==> flow/design.v <==
module signal_generator(input clk25,
       input rst,
       output hsyncOut,
       output vsyncOut,
       output [9:0] xposOut,
       output [9:0] yposOut);
reg
[9:0] xpos;
reg
[9:0] ypos;
wire
endline = (xpos == 799);
always
@(posedge clk25) begin
 if (rst || endline)
   xpos <= 0;
 else
   xpos <= xpos + 1;
end
always
@(posedge clk25) begin
 if (rst)
  ypos <= 0;
 else if (endline) begin
  if (ypos == 520)
   ypos <= 0;
  else
   ypos <= ypos + 1; 
 end
end
reg
hsync, vsync;
always
@(posedge clk25) begin
 if (rst) begin
 hsync <= 1'b1;
 vsync <= 1'b1;
 end else begin
 hsync <= ~(xpos > 664 && xpos
<= 759);   
 vsync <= ~(ypos == 490 || ypos ==
491);    
 end
end
assign
hsyncOut = hsync;
assign
vsyncOut = vsync;
assign
xposOut = xpos;
assign
yposOut = ypos;
endmodule
module game(input clk25,
    input rst,
    input [9:0] xpos,
    input [9:0] ypos,
    input rota,
    input rotb,
    input de,
    output red,
    output green,
    output blue);
reg [8:0] paddlePosition;
reg [27:0] counter;
always @(posedge clk25)
begin
 if (rst) begin
  counter <= 0;
  paddlePosition <= 160;
 end
 else begin
  counter <= counter + 1;
  if (counter == 250_000)
    begin
      counter <= 0;
if(rota || rotb)
begin
 if(rota) begin
  if(paddlePosition < 520)         
   paddlePosition <= paddlePosition + 3 ; 
 end
 else if(rotb) begin
  if(paddlePosition >= 0)         
   paddlePosition <= paddlePosition - 3;  
 end
end
end
 end
end
reg [9:0] ballX;
reg [8:0] ballY;
reg ballXpos, ballYpos;
reg Xbounce, Ybounce;
wire endOfFrame = (xpos == 0 && ypos == 480);
integer b; 
always @(posedge clk25) begin
 if (rst) begin
  ballX <= 0;
  ballY <= 0;
 end
 else if (endOfFrame) begin  
  if (ballX == 0 && ballY == 0) begin   
  ballX <= 25;
  ballY <= 280;  
  end
  else begin
   if (ballXpos ^ Xbounce) 
    ballX <= ballX + b;  
   else 
    ballX <= ballX - b;  
   if (ballYpos ^ Ybounce) 
    ballY <= ballY + b;   
   else
    ballY <= ballY - b;   
  end
 end 
end
reg [5:0] missTimer; 
reg brick_alive1;
reg brick_alive2;
reg brick_alive3;
reg brick_alive4;
reg brick_alive5;
reg brick_alive6;
reg brick_alive7;
reg brick_alive8;
reg brick_alive9; 
reg brick_alive10;
reg brick_alive11;
reg brick_alive12;
reg brick_alive13;
reg brick_alive14;
reg brick_alive15;
reg brick_alive16;
reg brick_alive17;
reg brick_alive18;
reg brick_alive19;
reg brick_alive20;
reg brick_alive21;
reg brick_alive22;
reg brick_alive23;
reg brick_alive24;
reg brick_alive25;
reg brick_alive26;
reg brick_alive27;
reg brick_alive28;
reg brick_alive29;
reg brick_alive30;
reg brick_alive31;
reg brick_alive32;
reg brick_alive33;
reg brick_alive34;
reg brick_alive35;
reg brick_alive36;
reg brick_alive37;
reg brick_alive38;  
reg brick_alive39;
reg brick_alive40;
reg brick_alive41;
reg brick_alive42;
reg brick_alive43;
reg brick_alive44;
reg brick_alive45; 
reg brick_alive46;
reg brick_alive47;
reg brick_alive48;
reg brick_alive49;
reg brick_alive50;
reg brick_alive51;
reg brick_alive52;
reg brick_alive53;
reg brick_alive54;
reg brick_alive55;
reg brick_alive56;
reg brick_alive57;
reg brick_alive58;
reg brick_alive59;
reg brick_alive60;
reg brick_alive61;
reg brick_alive62;
reg brick_alive63;
reg brick_alive64;
reg brick_alive65;
reg brick_alive66;
reg brick_alive67;
reg brick_alive68;
reg brick_alive69;
reg brick_alive70;
reg brick_alive71;
reg brick_alive72;
reg brick_alive73;
reg brick_alive74;
reg brick_alive75;
reg brick_alive76;
reg brick_alive77;
reg brick_alive78;
reg brick_alive79;
reg brick_alive80;
reg brick_alive81;
reg brick_alive82;
reg brick_alive83;
reg brick_alive84;
reg brick_alive85;
reg brick_alive86;
reg brick_alive87;
reg brick_alive88;
reg brick_alive89;
reg brick_alive90;
reg brick_alive91;
reg brick_alive92;
reg brick_alive93;
reg brick_alive94;
reg brick_alive95;
reg brick_alive96;
wire area = (xpos < 640 && ypos < 480);
wire top = (area && ypos <= 10);
wire bottom = (area && ypos >= 476);
wire left = (area && xpos <= 3);
wire right = (area && xpos >= 637);
wire border = (area && (left || right || top ));
wire brick1 = ((area && xpos >= 13 && xpos <=55 && ypos<=50 && ypos>=30)&& brick_alive1);
wire brick2 = ((area && xpos >= 65 && xpos <=107 && ypos<=50 && ypos>=30)&& brick_alive2);
wire brick3 = ((area && xpos >= 117 && xpos <=159 && ypos<=50 && ypos>=30)&& brick_alive3);
wire brick4 = ((area && xpos >= 169 && xpos <=211 && ypos<=50 && ypos>=30)&& brick_alive4);
wire brick5 = ((area && xpos >= 221 && xpos <=263 && ypos<=50 && ypos>=30)&& brick_alive5);
wire brick6 = ((area && xpos >= 273 && xpos <=315 && ypos<=50 && ypos>=30)&& brick_alive6);
wire brick7 = ((area && xpos >= 325 && xpos <=367 && ypos<=50 && ypos>=30)&& brick_alive7);
wire brick8 = ((area && xpos >= 377 && xpos <=419 && ypos<=50 && ypos>=30)&& brick_alive8);
wire brick9 = ((area && xpos >= 429 && xpos <=471 && ypos<=50 && ypos>=30)&& brick_alive9);
wire brick10 = ((area && xpos >= 481 && xpos <=523 && ypos<=50 && ypos>=30)&& brick_alive10);
wire brick11 = ((area && xpos >= 533 && xpos <=575 && ypos<=50 && ypos>=30)&& brick_alive11);
wire brick12 = ((area && xpos >= 585 && xpos <=627 && ypos<=50 && ypos>=30)&& brick_alive12);
wire brick13 = ((area && xpos >= 13 && xpos <=55 && ypos<=80 && ypos>=60)&& brick_alive13);
wire brick14 = ((area && xpos >= 65 && xpos <=107 && ypos<=80 && ypos>=60)&& brick_alive14);
wire brick15 = ((area && xpos >= 117 && xpos <=159 && ypos<=80 && ypos>=60)&& brick_alive15);
wire brick16 = ((area && xpos >= 169 && xpos <=211 && ypos<=80 && ypos>=60)&& brick_alive16);
wire brick17 = ((area && xpos >= 221 && xpos <=263 && ypos<=80 && ypos>=60)&& brick_alive17);
wire brick18 = ((area && xpos >= 273 && xpos <=315 && ypos<=80 && ypos>=60)&& brick_alive18);
wire brick19 = ((area && xpos >= 325 && xpos <=367 && ypos<=80 && ypos>=60)&& brick_alive19);
wire brick20 = ((area && xpos >= 377 && xpos <=419 && ypos<=80 && ypos>=60)&& brick_alive20);
wire brick21 = ((area && xpos >= 429 && xpos <=471 && ypos<=80 && ypos>=60)&& brick_alive21);
wire brick22 = ((area && xpos >= 481 && xpos <=523 && ypos<=80 && ypos>=60)&& brick_alive22);
wire brick23 = ((area && xpos >= 533 && xpos <=575 && ypos<=80 && ypos>=60)&& brick_alive23);
wire brick24 = ((area && xpos >= 585 && xpos <=627 && ypos<=80 && ypos>=60)&& brick_alive24);
wire brick25 = ((area && xpos >= 13 && xpos <=55 && ypos<=110 && ypos>=90)&& brick_alive25);
wire brick26 = ((area && xpos >= 65 && xpos <=107 && ypos<=110 && ypos>=90)&& brick_alive26);
wire brick27 = ((area && xpos >= 117 && xpos <=159 && ypos<=110 && ypos>=90)&& brick_alive27);
wire brick28 = ((area && xpos >= 169 && xpos <=211 && ypos<=110 && ypos>=90)&& brick_alive28);
wire brick29 = ((area && xpos >= 221 && xpos <=263 && ypos<=110 && ypos>=90)&& brick_alive29);
wire brick30 = ((area && xpos >= 273 && xpos <=315 && ypos<=110 && ypos>=90)&& brick_alive30);
wire brick31 = ((area && xpos >= 325 && xpos <=367 && ypos<=110 && ypos>=90)&& brick_alive31);
wire brick32 = ((area && xpos >= 377 && xpos <=419 && ypos<=110 && ypos>=90)&& brick_alive32);
wire brick33 = ((area && xpos >= 429 && xpos <=471 && ypos<=110 && ypos>=90)&& brick_alive33);
wire brick34 = ((area && xpos >= 481 && xpos <=523 && ypos<=110 && ypos>=90)&& brick_alive34);
wire brick35 = ((area && xpos >= 533 && xpos <=575 && ypos<=110 && ypos>=90)&& brick_alive35);
wire brick36 = ((area && xpos >= 585 && xpos <=627 && ypos<=110 && ypos>=90)&& brick_alive36);
wire brick37 = ((area && xpos >= 13 && xpos <=55 && ypos<=140 && ypos>=120)&& brick_alive37);
wire brick38 = ((area && xpos >= 65 && xpos <=107 && ypos<=140 && ypos>=120)&& brick_alive38);
wire brick39 = ((area && xpos >= 117 && xpos <=159 && ypos<=140 && ypos>=120)&& brick_alive39);
wire brick40 = ((area && xpos >= 169 && xpos <=211 && ypos<=140 && ypos>=120)&& brick_alive40);
wire brick41 = ((area && xpos >= 221 && xpos <=263 && ypos<=140 && ypos>=120)&& brick_alive41);
wire brick42 = ((area && xpos >= 273 && xpos <=315 && ypos<=140 && ypos>=120)&& brick_alive42);
wire brick43 = ((area && xpos >= 325 && xpos <=367 && ypos<=140 && ypos>=120)&& brick_alive43);
wire brick44 = ((area && xpos >= 377 && xpos <=419 && ypos<=140 && ypos>=120)&& brick_alive44);
wire brick45 = ((area && xpos >= 429 && xpos <=471 && ypos<=140 && ypos>=120)&& brick_alive45);
wire brick46 = ((area && xpos >= 481 && xpos <=523 && ypos<=140 && ypos>=120)&& brick_alive46);
wire brick47 = ((area && xpos >= 533 && xpos <=575 && ypos<=140 && ypos>=120)&& brick_alive47);
wire brick48 = ((area && xpos >= 585 && xpos <=627 && ypos<=140 && ypos>=120)&& brick_alive48);
wire brick49 = ((area && xpos >= 13 && xpos <=55 && ypos<=170 && ypos>=150)&& brick_alive49);
wire brick50 = ((area && xpos >= 65 && xpos <=107 && ypos<=170 && ypos>=150)&& brick_alive50);
wire brick51 = ((area && xpos >= 117 && xpos <=159 && ypos<=170 && ypos>=150)&& brick_alive51);
wire brick52 = ((area && xpos >= 169 && xpos <=211 && ypos<=170 && ypos>=150)&& brick_alive52);
wire brick53 = ((area && xpos >= 221 && xpos <=263 && ypos<=170 && ypos>=150)&& brick_alive53);
wire brick54 = ((area && xpos >= 273 && xpos <=315 && ypos<=170 && ypos>=150)&& brick_alive54);
wire brick55 = ((area && xpos >= 325 && xpos <=367 && ypos<=170 && ypos>=150)&& brick_alive55);
wire brick56 = ((area && xpos >= 377 && xpos <=419 && ypos<=170 && ypos>=150)&& brick_alive56);
wire brick57 = ((area && xpos >= 429 && xpos <=471 && ypos<=170 && ypos>=150)&& brick_alive57);
wire brick58 = ((area && xpos >= 481 && xpos <=523 && ypos<=170 && ypos>=150)&& brick_alive58);
wire brick59 = ((area && xpos >= 533 && xpos <=575 && ypos<=170 && ypos>=150)&& brick_alive59);
wire brick60 = ((area && xpos >= 585 && xpos <=627 && ypos<=170 && ypos>=150)&& brick_alive60);
wire brick61 = ((area && xpos >= 13 && xpos <=55 && ypos<=200 && ypos>=180)&& brick_alive61);
wire brick62 = ((area && xpos >= 65 && xpos <=107 && ypos<=200 && ypos>=180)&& brick_alive62);
wire brick63 = ((area && xpos >= 117 && xpos <=159 && ypos<=200 && ypos>=180)&& brick_alive63);
wire brick64 = ((area && xpos >= 169 && xpos <=211 && ypos<=200 && ypos>=180)&& brick_alive64);
wire brick65 = ((area && xpos >= 221 && xpos <=263 && ypos<=200 && ypos>=180)&& brick_alive65);
wire brick66 = ((area && xpos >= 273 && xpos <=315 && ypos<=200 && ypos>=180)&& brick_alive66);
wire brick67 = ((area && xpos >= 325 && xpos <=367 && ypos<=200 && ypos>=180)&& brick_alive67);
wire brick68 = ((area && xpos >= 377 && xpos <=419 && ypos<=200 && ypos>=180)&& brick_alive68);
wire brick69 = ((area && xpos >= 429 && xpos <=471 && ypos<=200 && ypos>=180)&& brick_alive69);
wire brick70 = ((area && xpos >= 481 && xpos <=523 && ypos<=200 && ypos>=180)&& brick_alive70);
wire brick71 = ((area && xpos >= 533 && xpos <=575 && ypos<=200 && ypos>=180)&& brick_alive71);
wire brick72 = ((area && xpos >= 585 && xpos <=627 && ypos<=200 && ypos>=180)&& brick_alive72);
wire brick73 = ((area && xpos >= 13 && xpos <=55 && ypos<=230 && ypos>=210)&& brick_alive73);
wire brick74 = ((area && xpos >= 65 && xpos <=107 && ypos<=230 && ypos>=210)&& brick_alive74);
wire brick75 = ((area && xpos >= 117 && xpos <=159 && ypos<=230 && ypos>=210)&& brick_alive75);
wire brick76 = ((area && xpos >= 169 && xpos <=211 && ypos<=230 && ypos>=210)&& brick_alive76);
wire brick77 = ((area && xpos >= 221 && xpos <=263 && ypos<=230 && ypos>=210)&& brick_alive77);
wire brick78 = ((area && xpos >= 273 && xpos <=315 && ypos<=230 && ypos>=210)&& brick_alive78);
wire brick79 = ((area && xpos >= 325 && xpos <=367 && ypos<=230 && ypos>=210)&& brick_alive79);
wire brick80 = ((area && xpos >= 377 && xpos <=419 && ypos<=230 && ypos>=210)&& brick_alive80);
wire brick81 = ((area && xpos >= 429 && xpos <=471 && ypos<=230 && ypos>=210)&& brick_alive81);
wire brick82 = ((area && xpos >= 481 && xpos <=523 && ypos<=230 && ypos>=210)&& brick_alive82);
wire brick83 = ((area && xpos >= 533 && xpos <=575 && ypos<=230 && ypos>=210)&& brick_alive83);
wire brick84 = ((area && xpos >= 585 && xpos <=627 && ypos<=230 && ypos>=210)&& brick_alive84);
wire brick85 = ((area && xpos >= 13 && xpos <=55 && ypos<=260 && ypos>=240)&& brick_alive85);
wire brick86 = ((area && xpos >= 65 && xpos <=107 && ypos<=260 && ypos>=240)&& brick_alive86);
wire brick87 = ((area && xpos >= 117 && xpos <=159 && ypos<=260 && ypos>=240)&& brick_alive87);
wire brick88 = ((area && xpos >= 169 && xpos <=211 && ypos<=260 && ypos>=240)&& brick_alive88);
wire brick89 = ((area && xpos >= 221 && xpos <=263 && ypos<=260 && ypos>=240)&& brick_alive89);
wire brick90 = ((area && xpos >= 273 && xpos <=315 && ypos<=260 && ypos>=240)&& brick_alive90);
wire brick91 = ((area && xpos >= 325 && xpos <=367 && ypos<=260 && ypos>=240)&& brick_alive91);
wire brick92 = ((area && xpos >= 377 && xpos <=419 && ypos<=260 && ypos>=240)&& brick_alive92);
wire brick93 = ((area && xpos >= 429 && xpos <=471 && ypos<=260 && ypos>=240)&& brick_alive93);
wire brick94 = ((area && xpos >= 481 && xpos <=523 && ypos<=260 && ypos>=240)&& brick_alive94);
wire brick95 = ((area && xpos >= 533 && xpos <=575 && ypos<=260 && ypos>=240)&& brick_alive95);
wire brick96 = ((area && xpos >= 585 && xpos <=627 && ypos<=260 && ypos>=240)&& brick_alive96);
integer a;
wire paddle = (xpos >= paddlePosition+4 && xpos <= paddlePosition+80+a && ypos >= 440 && ypos <= 447); 
wire ball = (xpos >= ballX && xpos <= ballX+5 && ypos >= ballY && ypos <= ballY+5); 
wire background = (area && !(border || paddle || ball));
wire missed = area && missTimer != 0;
assign red   = { missed || border || paddle || ball || brick1 || brick2 || brick3 || brick4 || brick5 || brick6 || brick7 || brick8 
                                                 || brick9 || brick10 || brick11 || brick12 || brick13 || brick14 || brick15 || brick16 
                 || brick17 || brick18 || brick19 || brick20 || brick21 || brick22 || brick23 || brick24 
                 || brick73 || brick74 || brick75 || brick76 || brick77 || brick78 || brick79 || brick80 
                 || brick81 || brick82 || brick83 || brick84 || brick85 || brick86 || brick87 || brick88 
                 || brick89 || brick90 || brick91 || brick92 || brick93 || brick94 || brick95 || brick96};
assign green = {  missed ||  border || paddle ||ball || brick25 || brick26 || brick27 || brick28 || brick29 || brick32
                 || brick33 || brick34 || brick35 || brick36 || brick37 || brick38 || brick39 || brick40 
                 || brick41 || brick42 || brick43 || brick44 || brick45 || brick46 || brick47 || brick48 
                 || brick49 || brick50 || brick51 || brick52 || brick53 || brick54 || brick55 || brick56 
                 || brick57 || brick58 || brick59 || brick60 || brick61 || brick62 || brick63 || brick64 
                 || brick65 || brick66 || brick67 || brick68 || brick69 || brick70 || brick71 || brick72 
                 || brick73 || brick74 || brick75 || brick76 || brick77 || brick78 || brick79 || brick80 
                 || brick81 || brick82 || brick83 || brick84 || brick85 || brick86 || brick87 || brick88 
                 || brick89 || brick90 || brick91 || brick92 || brick93 || brick94 || brick95 || brick96 };
assign blue  = {  missed ||  border || paddle || ball || brick25 || brick26 || brick27 || brick28 || brick29 || brick30 || brick31 || brick32 
                 || brick33 || brick34 || brick35 || brick36 || brick37 || brick38 || brick39 || brick40 
               || brick41 || brick42 || brick43 || brick44 || brick45 || brick46 || brick47 || brick48};
always @(posedge clk25) begin
 if (rst) begin
  Xbounce <= 0;
  Ybounce <= 0;
  ballXpos <= 1;
  ballYpos <= 1;
  missTimer <= 0;
a=4;
b=3;
brick_alive1=1;
brick_alive2=1;
brick_alive3=1;
brick_alive4=1;
brick_alive5=1;
brick_alive6=1;
brick_alive7=1;
brick_alive8=1;
brick_alive9=1;
brick_alive10=1;
brick_alive11=1;
brick_alive12=1;
brick_alive13=1;
brick_alive14=1;
brick_alive15=1;
brick_alive16=1;
brick_alive17=1;
brick_alive18=1;
brick_alive19=1;
brick_alive20=1;
brick_alive21=1;
brick_alive22=1;
brick_alive23=1;
brick_alive24=1;
brick_alive25=1;
brick_alive26=1;
brick_alive27=1;
brick_alive28=1;
brick_alive29=1;
brick_alive30=1;
brick_alive31=1;
brick_alive32=1;
brick_alive33=1;
brick_alive34=1;
brick_alive35=1;
brick_alive36=1;
brick_alive37=1;
brick_alive38=1;
brick_alive39=1;
brick_alive40=1;
brick_alive41=1;
brick_alive42=1;
brick_alive43=1;
brick_alive44=1;
brick_alive45=1;
brick_alive46=1;
brick_alive47=1;
brick_alive48=1;
brick_alive49=1;
brick_alive50=1;
brick_alive51=1;
brick_alive52=1;
brick_alive53=1;
brick_alive54=1;
brick_alive55=1;
brick_alive56=1;
brick_alive57=1;
brick_alive58=1;
brick_alive59=1;
brick_alive60=1;
brick_alive61=1;
brick_alive62=1;
brick_alive63=1;
brick_alive64=1;
brick_alive65=1;
brick_alive66=1;
brick_alive67=1;
brick_alive68=1;
brick_alive69=1;
brick_alive70=1;
brick_alive71=1;
brick_alive72=1;
brick_alive73=1;
brick_alive74=1;
brick_alive75=1;
brick_alive76=1;
brick_alive77=1;
brick_alive78=1;
brick_alive79=1;
brick_alive80=1;
brick_alive81=1;
brick_alive82=1;
brick_alive83=1;
brick_alive84=1;
brick_alive85=1;
brick_alive86=1;
brick_alive87=1;
brick_alive88=1;
brick_alive89=1;
brick_alive90=1;
brick_alive91=1;
brick_alive92=1;
brick_alive93=1;
brick_alive94=1;
brick_alive95=1;
brick_alive96=1;
 end
 else if (!endOfFrame) begin
  if (ball && (left || right))
   Xbounce <= 1;
  if (ball && (top || bottom || (paddle && ballYpos)))
   Ybounce <= 1;
  if (ball && bottom)
   missTimer <= 60; 
   if (de==1'b1) begin
a=4;
b=3;
brick_alive1=1;
brick_alive2=1;
brick_alive3=1;
brick_alive4=1;
brick_alive5=1;
brick_alive6=1;
brick_alive7=1;
brick_alive8=1;
brick_alive9=1; 
brick_alive10=1;
brick_alive11=1;
brick_alive12=1;
brick_alive13=1;
brick_alive14=1;
brick_alive15=1;
brick_alive16=1;
brick_alive17=1;
brick_alive18=1;
brick_alive19=1;
brick_alive20=1;
brick_alive21=1;
brick_alive22=1;
brick_alive23=1;
brick_alive24=1;
brick_alive25=1;
brick_alive26=1;
brick_alive27=1;
brick_alive28=1;
brick_alive29=1;
brick_alive30=1;
brick_alive31=1;
brick_alive32=1;
brick_alive33=1;
brick_alive34=1;
brick_alive35=1;
brick_alive36=1;
brick_alive37=1;
brick_alive38=1;  
brick_alive39=1;
brick_alive40=1;
brick_alive41=1;
brick_alive42=1;
brick_alive43=1;
brick_alive44=1;
brick_alive45=1; 
brick_alive46=1;
brick_alive47=1;
brick_alive48=1;
brick_alive49=1;
brick_alive50=1;
brick_alive51=1;
brick_alive52=1;
brick_alive53=1;
brick_alive54=1;
brick_alive55=1;
brick_alive56=1;
brick_alive57=1;
brick_alive58=1;
brick_alive59=1;
brick_alive60=1;
brick_alive61=1;
brick_alive62=1;
brick_alive63=1;
brick_alive64=1;
brick_alive65=1;
brick_alive66=1;
brick_alive67=1;
brick_alive68=1;
brick_alive69=1;
brick_alive70=1;
brick_alive71=1;
brick_alive72=1;
brick_alive73=1;
brick_alive74=1;
brick_alive75=1;
brick_alive76=1;
brick_alive77=1;
brick_alive78=1;
brick_alive79=1;
brick_alive80=1;
brick_alive81=1;
brick_alive82=1;
brick_alive83=1;
brick_alive84=1;
brick_alive85=1;
brick_alive86=1;
brick_alive87=1;
brick_alive88=1;
brick_alive89=1;
brick_alive90=1;
brick_alive91=1;
brick_alive92=1;
brick_alive93=1;
brick_alive94=1;
brick_alive95=1;
brick_alive96=1;
   end
     if (ball && (area && xpos >= 13 && xpos <=55 && ypos<=50 && ypos>=30)) 
     brick_alive1 = 0;
     if (ball && (area && xpos >= 65 && xpos <=107 && ypos<=50 && ypos>=30)) 
     brick_alive2=0;
     if (ball&& (area && xpos >= 117 && xpos <=159 && ypos<=50 && ypos>=30))
     brick_alive3=0;
     if ( ball && (area && xpos >= 169 && xpos <=211 && ypos<=50 && ypos>=30)) 
    brick_alive4=0;
     if ( ball && (area && xpos >= 221 && xpos <=263 && ypos<=50 && ypos>=30)) 
    brick_alive5=0;
     if ( ball&& (area && xpos >= 273 && xpos <=315 && ypos<=50 && ypos>=30)) 
    brick_alive6=0;
     if (ball&& (area && xpos >= 325 && xpos <=367 && ypos<=50 && ypos>=30)) begin
    brick_alive7=0;
    end
     if ( ball&& (area && xpos >= 377 && xpos <=419 && ypos<=50 && ypos>=30)) begin
    brick_alive8=0;
    end
     if ( ball&& (area && xpos >= 429 && xpos <=471 && ypos<=50 && ypos>=30)) begin
    brick_alive9=0;
    end
     if ( ball && (area && xpos >= 481 && xpos <=523 && ypos<=50 && ypos>=30)) begin
    brick_alive10=0;
    end
     if ( ball && (area && xpos >= 533 && xpos <=575 && ypos<=50 && ypos>=30)) begin
    brick_alive11=0;
    end
     if ( ball && (area && xpos >= 585 && xpos <=627 && ypos<=50 && ypos>=30)) begin
    brick_alive12=0;
    end
     if (ball && (area && xpos >= 13 && xpos <=55 && ypos<=80 && ypos>=60))begin
     brick_alive13 = 0;
    end
     if (ball && (area && xpos >= 65 && xpos <=107 && ypos<=80 && ypos>=60)) begin
     brick_alive14=0;
    end
     if (ball&& (area && xpos >= 117 && xpos <=159 && ypos<=80 && ypos>=60))begin
     brick_alive15=0;
    end
     if ( ball && (area && xpos >= 169 && xpos <=211 && ypos<=80 && ypos>=60)) begin
    brick_alive16=0;
    end
     if ( ball && (area && xpos >= 221 && xpos <=263 && ypos<=80 && ypos>=60)) begin
    brick_alive17=0;
    end
     if ( ball&& (area && xpos >= 273 && xpos <=315 && ypos<=80 && ypos>=60)) begin
    brick_alive18=0;
    end
     if (ball&& (area && xpos >= 325 && xpos <=367 && ypos<=80 && ypos>=60)) begin
    brick_alive19=0;
    end
     if ( ball&& (area && xpos >= 377 && xpos <=419 && ypos<=80 && ypos>=60)) begin
    brick_alive20=0;
    end
     if ( ball&& (area && xpos >= 429 && xpos <=471 && ypos<=80 && ypos>=60)) begin
    brick_alive21=0;
    end
     if ( ball && (area && xpos >= 481 && xpos <=523 && ypos<=80 && ypos>=60)) begin
    brick_alive22=0;
    end
     if ( ball && (area && xpos >= 533 && xpos <=575 && ypos<=80 && ypos>=60)) begin
    brick_alive23=0;
    end
     if ( ball && (area && xpos >= 585 && xpos <=627 && ypos<=80 && ypos>=60)) begin
    brick_alive24=0;
    end
     if (ball && (area && xpos >= 13 && xpos <=55 && ypos<=110 && ypos>=90)) begin
     brick_alive25 = 0;
    end
     if (ball && (area && xpos >= 65 && xpos <=107 && ypos<=110 && ypos>=90)) begin
     brick_alive26=0;
    end
     if (ball&& (area && xpos >= 117 && xpos <=159 && ypos<=110 && ypos>=90))begin
     brick_alive27=0;
    end
     if ( ball && (area && xpos >= 169 && xpos <=211 && ypos<=110 && ypos>=90)) begin
    brick_alive28=0;
    end
     if ( ball && (area && xpos >= 221 && xpos <=263 && ypos<=110 && ypos>=90)) begin
    brick_alive29=0;
    end
     if ( ball&& (area && xpos >= 273 && xpos <=315 && ypos<=110 && ypos>=90)) begin
    brick_alive30=0;
    a=40;
    end
     if (ball&& (area && xpos >= 325 && xpos <=367 && ypos<=110 && ypos>=90)) begin
    brick_alive31=0;
    b=5;
    end
     if ( ball&& (area && xpos >= 377 && xpos <=419 && ypos<=110 && ypos>=90)) begin
    brick_alive32=0;
    end
     if ( ball&& (area && xpos >= 429 && xpos <=471 && ypos<=110 && ypos>=90)) begin
    brick_alive33=0;
    end
     if ( ball && (area && xpos >= 481 && xpos <=523 && ypos<=110 && ypos>=90)) begin
    brick_alive34=0;
    end
     if ( ball && (area && xpos >= 533 && xpos <=575 && ypos<=110 && ypos>=90)) begin
    brick_alive35=0;
    end
     if ( ball && (area && xpos >= 585 && xpos <=627 && ypos<=110 && ypos>=90)) begin
    brick_alive36=0;
    end
     if (ball && (area && xpos >= 13 && xpos <=55 && ypos<=140 && ypos>=120))begin
     brick_alive37 = 0;
    end
     if (ball && (area && xpos >= 65 && xpos <=107 && ypos<=140 && ypos>=120)) begin
     brick_alive38=0;
    end
     if (ball&& (area && xpos >= 117 && xpos <=159 && ypos<=140 && ypos>=120))begin
     brick_alive39=0;
    end
     if ( ball && (area && xpos >= 169 && xpos <=211 && ypos<=140 && ypos>=120)) begin
    brick_alive40=0;
    end
     if ( ball && (area && xpos >= 221 && xpos <=263 && ypos<=140 && ypos>=120)) begin
    brick_alive41=0;
    end
     if ( ball&& (area && xpos >= 273 && xpos <=315 && ypos<=140 && ypos>=120)) begin
    brick_alive42=0;
    end
     if (ball&& (area && xpos >= 325 && xpos <=367 && ypos<=140 && ypos>=120)) begin
    brick_alive43=0;
    end
     if ( ball&& (area && xpos >= 377 && xpos <=419 && ypos<=140 && ypos>=120)) begin
    brick_alive44=0;
    end
     if ( ball&& (area && xpos >= 429 && xpos <=471 && ypos<=140 && ypos>=120)) begin
    brick_alive45=0;
    end
     if ( ball && (area && xpos >= 481 && xpos <=523 && ypos<=140 && ypos>=120)) begin
    brick_alive46=0;
    end
     if ( ball && (area && xpos >= 533 && xpos <=575 && ypos<=140 && ypos>=120)) begin
    brick_alive47=0;
    end
     if ( ball && (area && xpos >= 585 && xpos <=627 && ypos<=140 && ypos>=120)) begin
    brick_alive48=0;
    end
     if (ball && (area && xpos >= 13 && xpos <=55 && ypos<=170 && ypos>=150)) begin
     brick_alive49 = 0;
    end
     if (ball && (area && xpos >= 65 && xpos <=107 && ypos<=170 && ypos>=150)) begin
     brick_alive50=0;
    end
     if (ball&& (area && xpos >= 117 && xpos <=159 && ypos<=170 && ypos>=150))begin
     brick_alive51=0;
    end
     if ( ball && (area && xpos >= 169 && xpos <=211 && ypos<=170 && ypos>=150)) begin
    brick_alive52=0;
    end
     if ( ball && (area && xpos >= 221 && xpos <=263 && ypos<=170 && ypos>=150)) begin
    brick_alive53=0;
    end
     if ( ball&& (area && xpos >= 273 && xpos <=315 && ypos<=170 && ypos>=150)) begin
    brick_alive54=0;
    end
     if (ball&& (area && xpos >= 325 && xpos <=367 && ypos<=170 && ypos>=150)) begin
    brick_alive55=0;
    end
     if ( ball&& (area && xpos >= 377 && xpos <=419 && ypos<=170 && ypos>=150)) begin
    brick_alive56=0;
    end
     if ( ball&& (area && xpos >= 429 && xpos <=471 && ypos<=170 && ypos>=150)) begin
    brick_alive57=0;
    end
     if ( ball && (area && xpos >= 481 && xpos <=523 && ypos<=170 && ypos>=150)) begin
    brick_alive58=0;
    end
     if ( ball && (area && xpos >= 533 && xpos <=575 && ypos<=170 && ypos>=150)) begin
    brick_alive59=0;
    end
     if ( ball && (area && xpos >= 585 && xpos <=627 && ypos<=170 && ypos>=150)) begin
    brick_alive60=0;
    end
     if (ball && (area && xpos >= 13 && xpos <=55 && ypos<=200 && ypos>=180)) begin
     brick_alive61 = 0;
    end
     if (ball && (area && xpos >= 65 && xpos <=107 && ypos<=200 && ypos>=180)) begin
     brick_alive62=0;
    end
     if (ball&& (area && xpos >= 117 && xpos <=159 && ypos<=200 && ypos>=180))begin
     brick_alive63=0;
    end
     if ( ball && (area && xpos >= 169 && xpos <=211 && ypos<=200 && ypos>=180)) begin
    brick_alive64=0;
    end
     if ( ball && (area && xpos >= 221 && xpos <=263 && ypos<=200 && ypos>=180)) begin
    brick_alive65=0;
    end
     if ( ball&& (area && xpos >= 273 && xpos <=315 && ypos<=200 && ypos>=180)) begin
    brick_alive66=0;
    end
     if (ball&& (area && xpos >= 325 && xpos <=367 && ypos<=200 && ypos>=180)) begin
    brick_alive67=0;
    end
     if ( ball&& (area && xpos >= 377 && xpos <=419 && ypos<=200 && ypos>=180)) begin
    brick_alive68=0;
    end
     if ( ball&& (area && xpos >= 429 && xpos <=471 && ypos<=200 && ypos>=180)) begin
    brick_alive69=0;   
    end
     if ( ball && (area && xpos >= 481 && xpos <=523 && ypos<=200 && ypos>=180)) begin
    brick_alive70=0;
    end
     if ( ball && (area && xpos >= 533 && xpos <=575 && ypos<=200 && ypos>=180)) begin
    brick_alive71=0;
    end
     if ( ball && (area && xpos >= 585 && xpos <=627 && ypos<=200 && ypos>=180)) begin
    brick_alive72=0;
    end
     if (ball && (area && xpos >= 13 && xpos <=55 && ypos<=230 && ypos>=210)) begin
     brick_alive73 =0;
    end
     if (ball && (area && xpos >= 65 && xpos <=107 && ypos<=230 && ypos>=210)) begin
     brick_alive74=0;
    end
     if (ball&& (area && xpos >= 117 && xpos <=159 && ypos<=230 && ypos>=210))begin
     brick_alive75=0;
    end
     if ( ball && (area && xpos >= 169 && xpos <=211 && ypos<=230 && ypos>=210)) begin
    brick_alive76=0;
    end
     if ( ball && (area && xpos >= 221 && xpos <=263 && ypos<=230 && ypos>=210)) begin
    brick_alive77=0;
    end
     if ( ball&& (area && xpos >= 273 && xpos <=315 && ypos<=230 && ypos>=210)) begin
    brick_alive78=0;
    end
     if (ball&& (area && xpos >= 325 && xpos <=367 && ypos<=230 && ypos>=210)) begin
    brick_alive79=0;
    end
     if ( ball&& (area && xpos >= 377 && xpos <=419 && ypos<=230 && ypos>=210)) begin
    brick_alive80=0;
    end
     if ( ball&& (area && xpos >= 429 && xpos <=471 && ypos<=230 && ypos>=210)) begin
    brick_alive81=0;
    end
     if ( ball && (area && xpos >= 481 && xpos <=523 && ypos<=230 && ypos>=210)) begin
    brick_alive82=0;
    end
     if ( ball && (area && xpos >= 533 && xpos <=575 && ypos<=230 && ypos>=210)) begin
    brick_alive83=0;
    end
     if ( ball && (area && xpos >= 585 && xpos <=627 && ypos<=230 && ypos>=210)) begin
    brick_alive84=0;
    end
     if (ball && (area && xpos >= 13 && xpos <=55 && ypos<=260 && ypos>=240)) begin
     brick_alive85 = 0;
    end
     if (ball && (area && xpos >= 65 && xpos <=107 && ypos<=260 && ypos>=240)) begin
     brick_alive86=0;
    end
     if (ball&& (area && xpos >= 117 && xpos <=159 && ypos<=260 && ypos>=240))begin
     brick_alive87=0;
    end
     if ( ball && (area && xpos >= 169 && xpos <=211 && ypos<=260 && ypos>=240)) begin
    brick_alive88=0;
    end
     if ( ball && (area && xpos >= 221 && xpos <=263 && ypos<=260 && ypos>=240)) begin
    brick_alive89=0;
    end
     if ( ball&& (area && xpos >= 273 && xpos <=315 && ypos<=260 && ypos>=240)) begin
    brick_alive90=0;
    end
     if (ball&& (area && xpos >= 325 && xpos <=367 && ypos<=260 && ypos>=240)) begin
    brick_alive91=0;
    end
     if ( ball&& (area && xpos >= 377 && xpos <=419 && ypos<=260 && ypos>=240)) begin
    brick_alive92=0;
    end
     if ( ball&& (area && xpos >= 429 && xpos <=471 && ypos<=260 && ypos>=240)) begin
    brick_alive93=0;
    end
     if ( ball && (area && xpos >= 481 && xpos <=523 && ypos<=260 && ypos>=240)) begin
    brick_alive94=0;
    end
     if ( ball && (area && xpos >= 533 && xpos <=575 && ypos<=260 && ypos>=240)) begin
    brick_alive95=0;
    end
     if ( ball && (area && xpos >= 585 && xpos <=627 && ypos<=260 && ypos>=240)) begin
    brick_alive96=0;
    end    
 end
  else begin
  if (ballX == 0 && ballY == 0) begin 
   ballXpos <= 1;
   ballYpos <= 1;
   Xbounce <= 0;
   Ybounce <= 0;
  end 
  else begin
   if (Xbounce)
    ballXpos <= ~ballXpos;
   if (Ybounce)
    ballYpos <= ~ballYpos;   
   Xbounce <= 0;  
   Ybounce <= 0;  
   if (missTimer != 0)
    missTimer <= missTimer - 1;
  end
 end
end  
endmodule
module breakout(
    input  clk,
    input  rst,
    input  rota,
    input  rotb,
    input  de,
    output red,
    output green,
    output blue,
    output hsync,
    output vsync
    );
wire [9:0] xpos;
wire [9:0] ypos;
signal_generator signal_generator_inst(clk, rst, hsync, vsync, xpos, ypos);
game game_inst(clk, rst, xpos, ypos, ~rota, ~rotb, ~de, red, green, blue);
endmodule
Ticket comment

## Step by step through the tools: breakout

Tool output for the design above before and after an edit, in the order of the flow.
Lines under "before" count in the file above, lines under "after" in the edited file.
"difference": "after" minus "before" as printed here.
Cell names lack the library's common part.
Not given: --

- Top: breakout
- Clock: clk
- Library: sky130hd
- Library corner: tt_025C_1v80

## Edit of the RTL

Unified diff, file above to edited file.
This change comes from a script, not from a designer. No optimisation was intended, and the edited design may behave differently.

```diff
@@ -89,5 +89,5 @@
  end
 end
-reg [9:0] ballX;
+reg [7:0] ballX;
 reg [8:0] ballY;
 reg ballXpos, ballYpos;
```

## Elaborated design

Counts by Yosys on the flattened word-level netlist (proc, flatten, opt, wreduce; memories kept). Register bits leave out memories and registers merged into their read ports (data or address). Print and check cells are left out. Cells with the same type and inputs are merged into one.

Bit counts:

| what | before | after | difference |
|---|---|---|---|
| register bits after elaboration | 226 | 223 | -3 |
| latch bits | 0 | 0 | 0 |
| memory bits (writable) | 0 | 0 | 0 |
| bits in read-only memories | 0 | 0 | 0 |
| word width x clocked read ports | 0 | 0 | 0 |
| memories kept | 0 | 0 | 0 |
| input bits | 5 | 5 | 0 |
| output and inout bits | 5 | 5 | 0 |

Operators by class:

| what | before | after | difference |
|---|---|---|---|
| $add $sub $neg | 15 | 15 | 0 |
| multiply operators | 0 | 0 | 0 |
| divide/modulo/power cells | 0 | 0 | 0 |
| magnitude comparators | 58 | 58 | 0 |
| eq/ne operators | 106 | 106 | 0 |
| shifts and indexed selects | 0 | 0 | 0 |
| multiplexer cells | 118 | 118 | 0 |
| bitwise logic cells | 9 | 9 | 0 |
| reductions and logical operators | 685 | 685 | 0 |

Operators with widths:

| kind | before | after | difference |
|---|---|---|---|
| 2-to-1 mux 10 bit | 5 | 1 | -4 |
| 2-to-1 mux 9 bit | 6 | 8 | +2 |
| 2-to-1 mux 8 bit | 0 | 2 | +2 |
| zero test 10 bit | 2 | 1 | -1 |
| adder 10 bit | 1 | 0 | -1 |
| adder 10 x 3 -> 11 bit with constant B | 1 | 0 | -1 |
| greater-or-equal comparator 10 bit | 1 | 0 | -1 |
| subtractor 10 bit | 1 | 0 | -1 |
| adder 8 x 3 -> 9 bit with constant B | 0 | 1 | +1 |
| adder 8 bit | 0 | 1 | +1 |
| greater-or-equal comparator 10 x 8 -> 1 bit | 0 | 1 | +1 |
| zero test 8 bit | 0 | 1 | +1 |
| subtractor 8 bit | 0 | 1 | +1 |

Operator kinds equal on both sides are left out: 51.

## Logic depth

Longest topological path by Yosys (ltp), each cell counted once; first at word level (registers and memories cut), then after technology mapping (sequential cells cut; the memories' decode and read muxes count).

Logic depth:

| what | before | after | difference |
|---|---|---|---|
| depth in word-level cells | 79 | 79 | 0 |
| ABC_AREA | 0 | 0 | -- |
| mapped depth | 18 | 18 | 0 |
| mapped depth without buffers | 18 | 18 | 0 |

## Synthesis result

Yosys stat after the flow's synthesis: flattened, memories mapped to cells. It holds for the ABC_AREA given above (unset counts as 0); a run with the other value may have another netlist.

Cell types:

| type | before | after | difference |
|---|---|---|---|
| o22a_1 | 47 | 0 | -47 |
| nand2_1 | 103 | 59 | -44 |
| nor2_1 | 154 | 183 | +29 |
| o21ai_0 | 61 | 38 | -23 |
| clkbuf_1 | 51 | 28 | -23 |
| buf_2 | 6 | 24 | +18 |
| a21oi_1 | 112 | 127 | +15 |
| a31oi_1 | 21 | 10 | -11 |
| a211oi_1 | 5 | 16 | +11 |
| o22ai_1 | 1 | 12 | +11 |
| or3_1 | 15 | 22 | +7 |
| and3_1 | 20 | 14 | -6 |
| nor2_2 | 0 | 6 | +6 |
| ha_1 | 99 | 94 | -5 |
| nand2b_1 | 9 | 14 | +5 |
| a22o_1 | 6 | 11 | +5 |
| buf_1 | 5 | 0 | -5 |
| buf_6 | 0 | 5 | +5 |

Cell types equal on both sides are left out: 11.
The list need not be complete.

Mapped netlist:

| what | before | after | difference |
|---|---|---|---|
| cell count | 1,324 | 1,285 | -39 |
| synthesis area (um^2) | 11,061.9 | 10,872.9 | -189.0 |
| sequential area (um^2) | 3,723.6 | 3,683.5 | -40.1 |
| flip-flops | 186 | 184 | -2 |
| buffers | 62 | 62 | 0 |

By module: a second synthesis without flattening, with its own total; a netlist apart from the flattened one above.

Unflattened totals:

| what | before | after | difference |
|---|---|---|---|
| cell total of the unflattened synthesis | 1,365 | 1,285 | -80 |
| area (unflattened synthesis) (um^2) | 11,151.9 | 10,650.2 | -501.7 |

Each row is one instance without its submodules.

Modules, before:

| module | instances | cells | area (um^2) | sequential area (um^2) |
|---|---|---|---|---|
| game | 1 | 1,242 | 10,085.9 | 3,283.1 |
| signal_generator | 1 | 120 | 1,054.8 | 440.4 |
| breakout | 1 | 3 | 11.3 | 0.0 |

Modules, after:

| module | instances | cells | area (um^2) | sequential area (um^2) |
|---|---|---|---|---|
| game | 1 | 1,162 | 9,584.2 | 3,243.1 |
| signal_generator | 1 | 120 | 1,054.8 | 440.4 |
| breakout | 1 | 3 | 11.3 | 0.0 |

## Worst setup path after synthesis

Source: OpenSTA report_checks on the synthesized netlist (no wires, ideal clock, input and output delay 20% of the period each), path of least setup slack; recovery checks are left aside. Register names are those of the netlist, which keeps one name where synthesis merged equal registers.

Timing after synthesis:

| what | before | after | difference |
|---|---|---|---|
| kind | register to output | register to output | -- |
| start point | reg game_inst.paddlePosition[2] | reg game_inst.paddlePosition[5] | -- |
| end point | out blue | out green | -- |
| period (ns) | 40.0 | 40.0 | 0.0 |
| time at the first pin (ns) | 0.000 | 0.000 | 0.000 |
| data arrival time (ns) | 3.240 | 3.270 | +0.030 |
| data required time (ns) | 32.000 | 32.000 | 0.000 |
| path slack (ns) | 28.760 | 28.730 | -0.030 |
| delay of the path (ns) | 3.240 | 3.270 | +0.030 |
| stages on the path | 19 | 17 | -2 |
| path buffers | 0 | 0 | 0 |
| period reached after synthesis (ns) | 11.24 | 11.27 | +0.03 |

"delay of the path" is the arrival time less input delay plus setup time.
A path that ends at an output port has no setup time.
"stages on the path": output pins that drive a net of the path, with the launching flip-flop's if there is one; two outputs of one cell count as two.
"period reached after synthesis" is the clock period less the worst setup slack; recovery checks do not enter. This is arithmetic on one report: input and output delays are still those of the set period (20% each).
Between the ends stands the longest chain of elaborated cells between them, by number of cells; it is not shown to be the way that was timed. Of several equally long chains one is given.
Each line given opens the expression or statement behind the cell; cells for indexed reads and writes are added by Yosys, which also makes memories of some case tables.
A register here has more assigning lines than the two given.

On the way, after synthesis, before:
- Cells stage by stage: dfxtp_1 -> ha_1 -> inv_1 -> fa_1 -> nor2_1 -> a21oi_1 -> nor2b_1 -> o21ai_0 -> o21ai_0 -> a21oi_1 -> xor2_1 -> ha_1 -> nand4_1 -> a21oi_1 -> a21oi_1 -> o211a_1 -> nor4_1 -> nor4b_1 -> o21ai_0
- Cells in the longest elaborated chain: 32

RTL lines, path after synthesis, before:

| what | line | source |
|---|---|---|
| start: declaration | 64 | `reg [8:0] paddlePosition;` |
| start: assignment | 81 | `paddlePosition <= paddlePosition + 3 ;` |
| start: assignment | 85 | `paddlePosition <= paddlePosition - 3;` |
| adder 9 x 7 -> 10 bit | 319 | `wire paddle = (xpos >= paddlePosition+4 && xpos <= paddlePosition+80+a && ypos >= 440 && ypos <= 447);` |
| adder 32 bit | 319 |  |
| <= comparator 10 x 32 -> 1 bit | 319 |  |
| logical AND 1 bit (3 in a row) | 319 |  |
| logical OR 1 bit (26 in a row) | 338 | `assign blue  = {  missed \|\|  border \|\| paddle \|\| ball \|\| brick25 \|\| brick26 \|\| brick27 \|\| brick28 \|\| brick29 \| ...` |
| end: declaration | 867 | `output blue,` |

On the way, after synthesis, after:
- Cells stage by stage: dfxtp_1 -> ha_1 -> ha_1 -> nor2b_1 -> a21oi_1 -> nor2_1 -> o32ai_1 -> xor2_1 -> ha_1 -> o21ai_0 -> o21ai_0 -> nor2_1 -> a211o_1 -> o2111ai_1 -> nand3_1 -> nor4_2 -> nand3_1
- Cells in the longest elaborated chain: 78

RTL lines, path after synthesis, after:

| what | line | source |
|---|---|---|
| start: declaration | 64 | `reg [8:0] paddlePosition;` |
| start: assignment | 81 | `paddlePosition <= paddlePosition + 3 ;` |
| start: assignment | 85 | `paddlePosition <= paddlePosition - 3;` |
| adder 9 x 7 -> 10 bit | 319 | `wire paddle = (xpos >= paddlePosition+4 && xpos <= paddlePosition+80+a && ypos >= 440 && ypos <= 447);` |
| adder 32 bit | 319 |  |
| <= comparator 10 x 32 -> 1 bit | 319 |  |
| logical AND 1 bit (3 in a row) | 319 |  |
| logical OR 1 bit (72 in a row) | 329 | `assign green = {  missed \|\|  border \|\| paddle \|\|ball \|\| brick25 \|\| brick26 \|\| brick27 \|\| brick28 \|\| brick29 \|\| ...` |
| end: declaration | 866 | `output green,` |

## Timing after layout

Path of least setup slack in the final report of the runs of pair 1 (OpenROAD, finished layout, wires in). Where an end is a register, its clock arrival counts in the times.

Timing after layout:

| what | before | after | difference |
|---|---|---|---|
| kind | register to output | register to output | -- |
| start point | reg game_inst.paddlePosition[4] | reg game_inst.paddlePosition[4] | -- |
| end point | out blue | out green | -- |
| period (ns) | 40.0 | 40.0 | 0.0 |
| time at the first pin (ns) | 0.43 | 0.43 | 0.00 |
| data arrival time (ns) | 5.18 | 4.92 | -0.26 |
| data required time (ns) | 32.00 | 32.00 | 0.00 |
| path slack (ns) | 26.82 | 27.08 | +0.26 |
| stages on the path | 18 | 18 | 0 |
| path buffers | 1 | 1 | 0 |

Between the ends stands the longest chain of elaborated cells between them, by number of cells; it is not shown to be the way that was timed. Of several equally long chains one is given.
A register here has more assigning lines than the two given.

On the way, after layout, before:
- Cells stage by stage: dfxtp_1 -> ha_1 -> ha_1 -> a21oi_1 -> nor2b_1 -> o21ai_0 -> o21ai_0 -> a21oi_1 -> xor2_1 -> ha_1 -> nand4_1 -> a21oi_1 -> a21oi_1 -> o211a_1 -> nor4_1 -> nor4b_1 -> o21ai_0 -> clkdlybuf4s50_1
- Cells in the longest elaborated chain: 32

RTL lines, path after layout, before:

| what | line | source |
|---|---|---|
| start: declaration | 64 | `reg [8:0] paddlePosition;` |
| start: assignment | 81 | `paddlePosition <= paddlePosition + 3 ;` |
| start: assignment | 85 | `paddlePosition <= paddlePosition - 3;` |
| adder 9 x 7 -> 10 bit | 319 | `wire paddle = (xpos >= paddlePosition+4 && xpos <= paddlePosition+80+a && ypos >= 440 && ypos <= 447);` |
| adder 32 bit | 319 |  |
| <= comparator 10 x 32 -> 1 bit | 319 |  |
| logical AND 1 bit (3 in a row) | 319 |  |
| logical OR 1 bit (26 in a row) | 338 | `assign blue  = {  missed \|\|  border \|\| paddle \|\| ball \|\| brick25 \|\| brick26 \|\| brick27 \|\| brick28 \|\| brick29 \| ...` |
| end: declaration | 867 | `output blue,` |

On the way, after layout, after:
- Cells stage by stage: dfxtp_1 -> ha_1 -> ha_1 -> nor2b_1 -> a21oi_1 -> nor2_1 -> o32ai_1 -> xor2_1 -> ha_1 -> o21ai_0 -> o21ai_0 -> nor2_1 -> a211o_1 -> o2111ai_1 -> nand3_1 -> nor4_2 -> nand3_1 -> clkdlybuf4s50_1
- Cells in the longest elaborated chain: 78

RTL lines, path after layout, after:

| what | line | source |
|---|---|---|
| start: declaration | 64 | `reg [8:0] paddlePosition;` |
| start: assignment | 81 | `paddlePosition <= paddlePosition + 3 ;` |
| start: assignment | 85 | `paddlePosition <= paddlePosition - 3;` |
| adder 9 x 7 -> 10 bit | 319 | `wire paddle = (xpos >= paddlePosition+4 && xpos <= paddlePosition+80+a && ypos >= 440 && ypos <= 447);` |
| adder 32 bit | 319 |  |
| <= comparator 10 x 32 -> 1 bit | 319 |  |
| logical AND 1 bit (3 in a row) | 319 |  |
| logical OR 1 bit (72 in a row) | 329 | `assign green = {  missed \|\|  border \|\| paddle \|\|ball \|\| brick25 \|\| brick26 \|\| brick27 \|\| brick28 \|\| brick29 \|\| ...` |
| end: declaration | 866 | `output green,` |

## Measured runs

Runs of the flow (Yosys, OpenROAD) on both versions; the two runs of a pair have the same settings. The constraints put input and output delay at 20% of the set period each and load the outputs with 0.01 pF.

Settings, pair 1:
- CORE_UTILIZATION: 40
- period_ns: 40.0
- CAP_MARGIN: 20
- CORE_MARGIN: 2
- SLEW_MARGIN: 20

Final reports, pair 1:

| what | before | after | difference |
|---|---|---|---|
| mapped cell area after synthesis (um^2) | 11,061.9 | 10,872.9 | -189.0 |
| full die area (um^2) | 29,000.4 | 28,517.1 | -483.3 |
| post-layout utilization (%) | 44.9 | 44.2 | -0.7 |
| lowest setup slack (ns) | 26.823 | 27.085 | +0.262 |
| total power of the final layout (uW) | 395.8 | 388.7 | -7.1 |

Settings, pair 2:
- CELL_PAD_IN_SITES_GLOBAL_PLACEMENT: 0
- CORE_MARGIN: 2
- CORE_UTILIZATION: 69
- CTS_CLUSTER_SIZE: 90
- GPL_TIMING_DRIVEN: 1
- MIN_ROUTING_LAYER: met1
- PLACE_DENSITY: 0.49
- SLEW_MARGIN: 10
- TNS_END_PERCENT: 50
- period_ns: 9.73
- CAP_MARGIN: 20

Final reports, pair 2:

| what | before | after | difference |
|---|---|---|---|
| mapped cell area after synthesis (um^2) | 11,061.9 | 10,872.9 | -189.0 |
| full die area (um^2) | 17,060.3 | 16,778.0 | -282.3 |
| post-layout utilization (%) | 75.6 | 76.0 | +0.4 |
| lowest setup slack (ns) | 2.718 | 2.832 | +0.114 |
| total power of the final layout (uW) | 1,556 | 1,606 | +50 |

By "total power of the final layout" is meant OpenSTA's value without simulated activity: inputs other than the clock are taken to toggle once in ten clock periods, and the tool carries that through the logic.
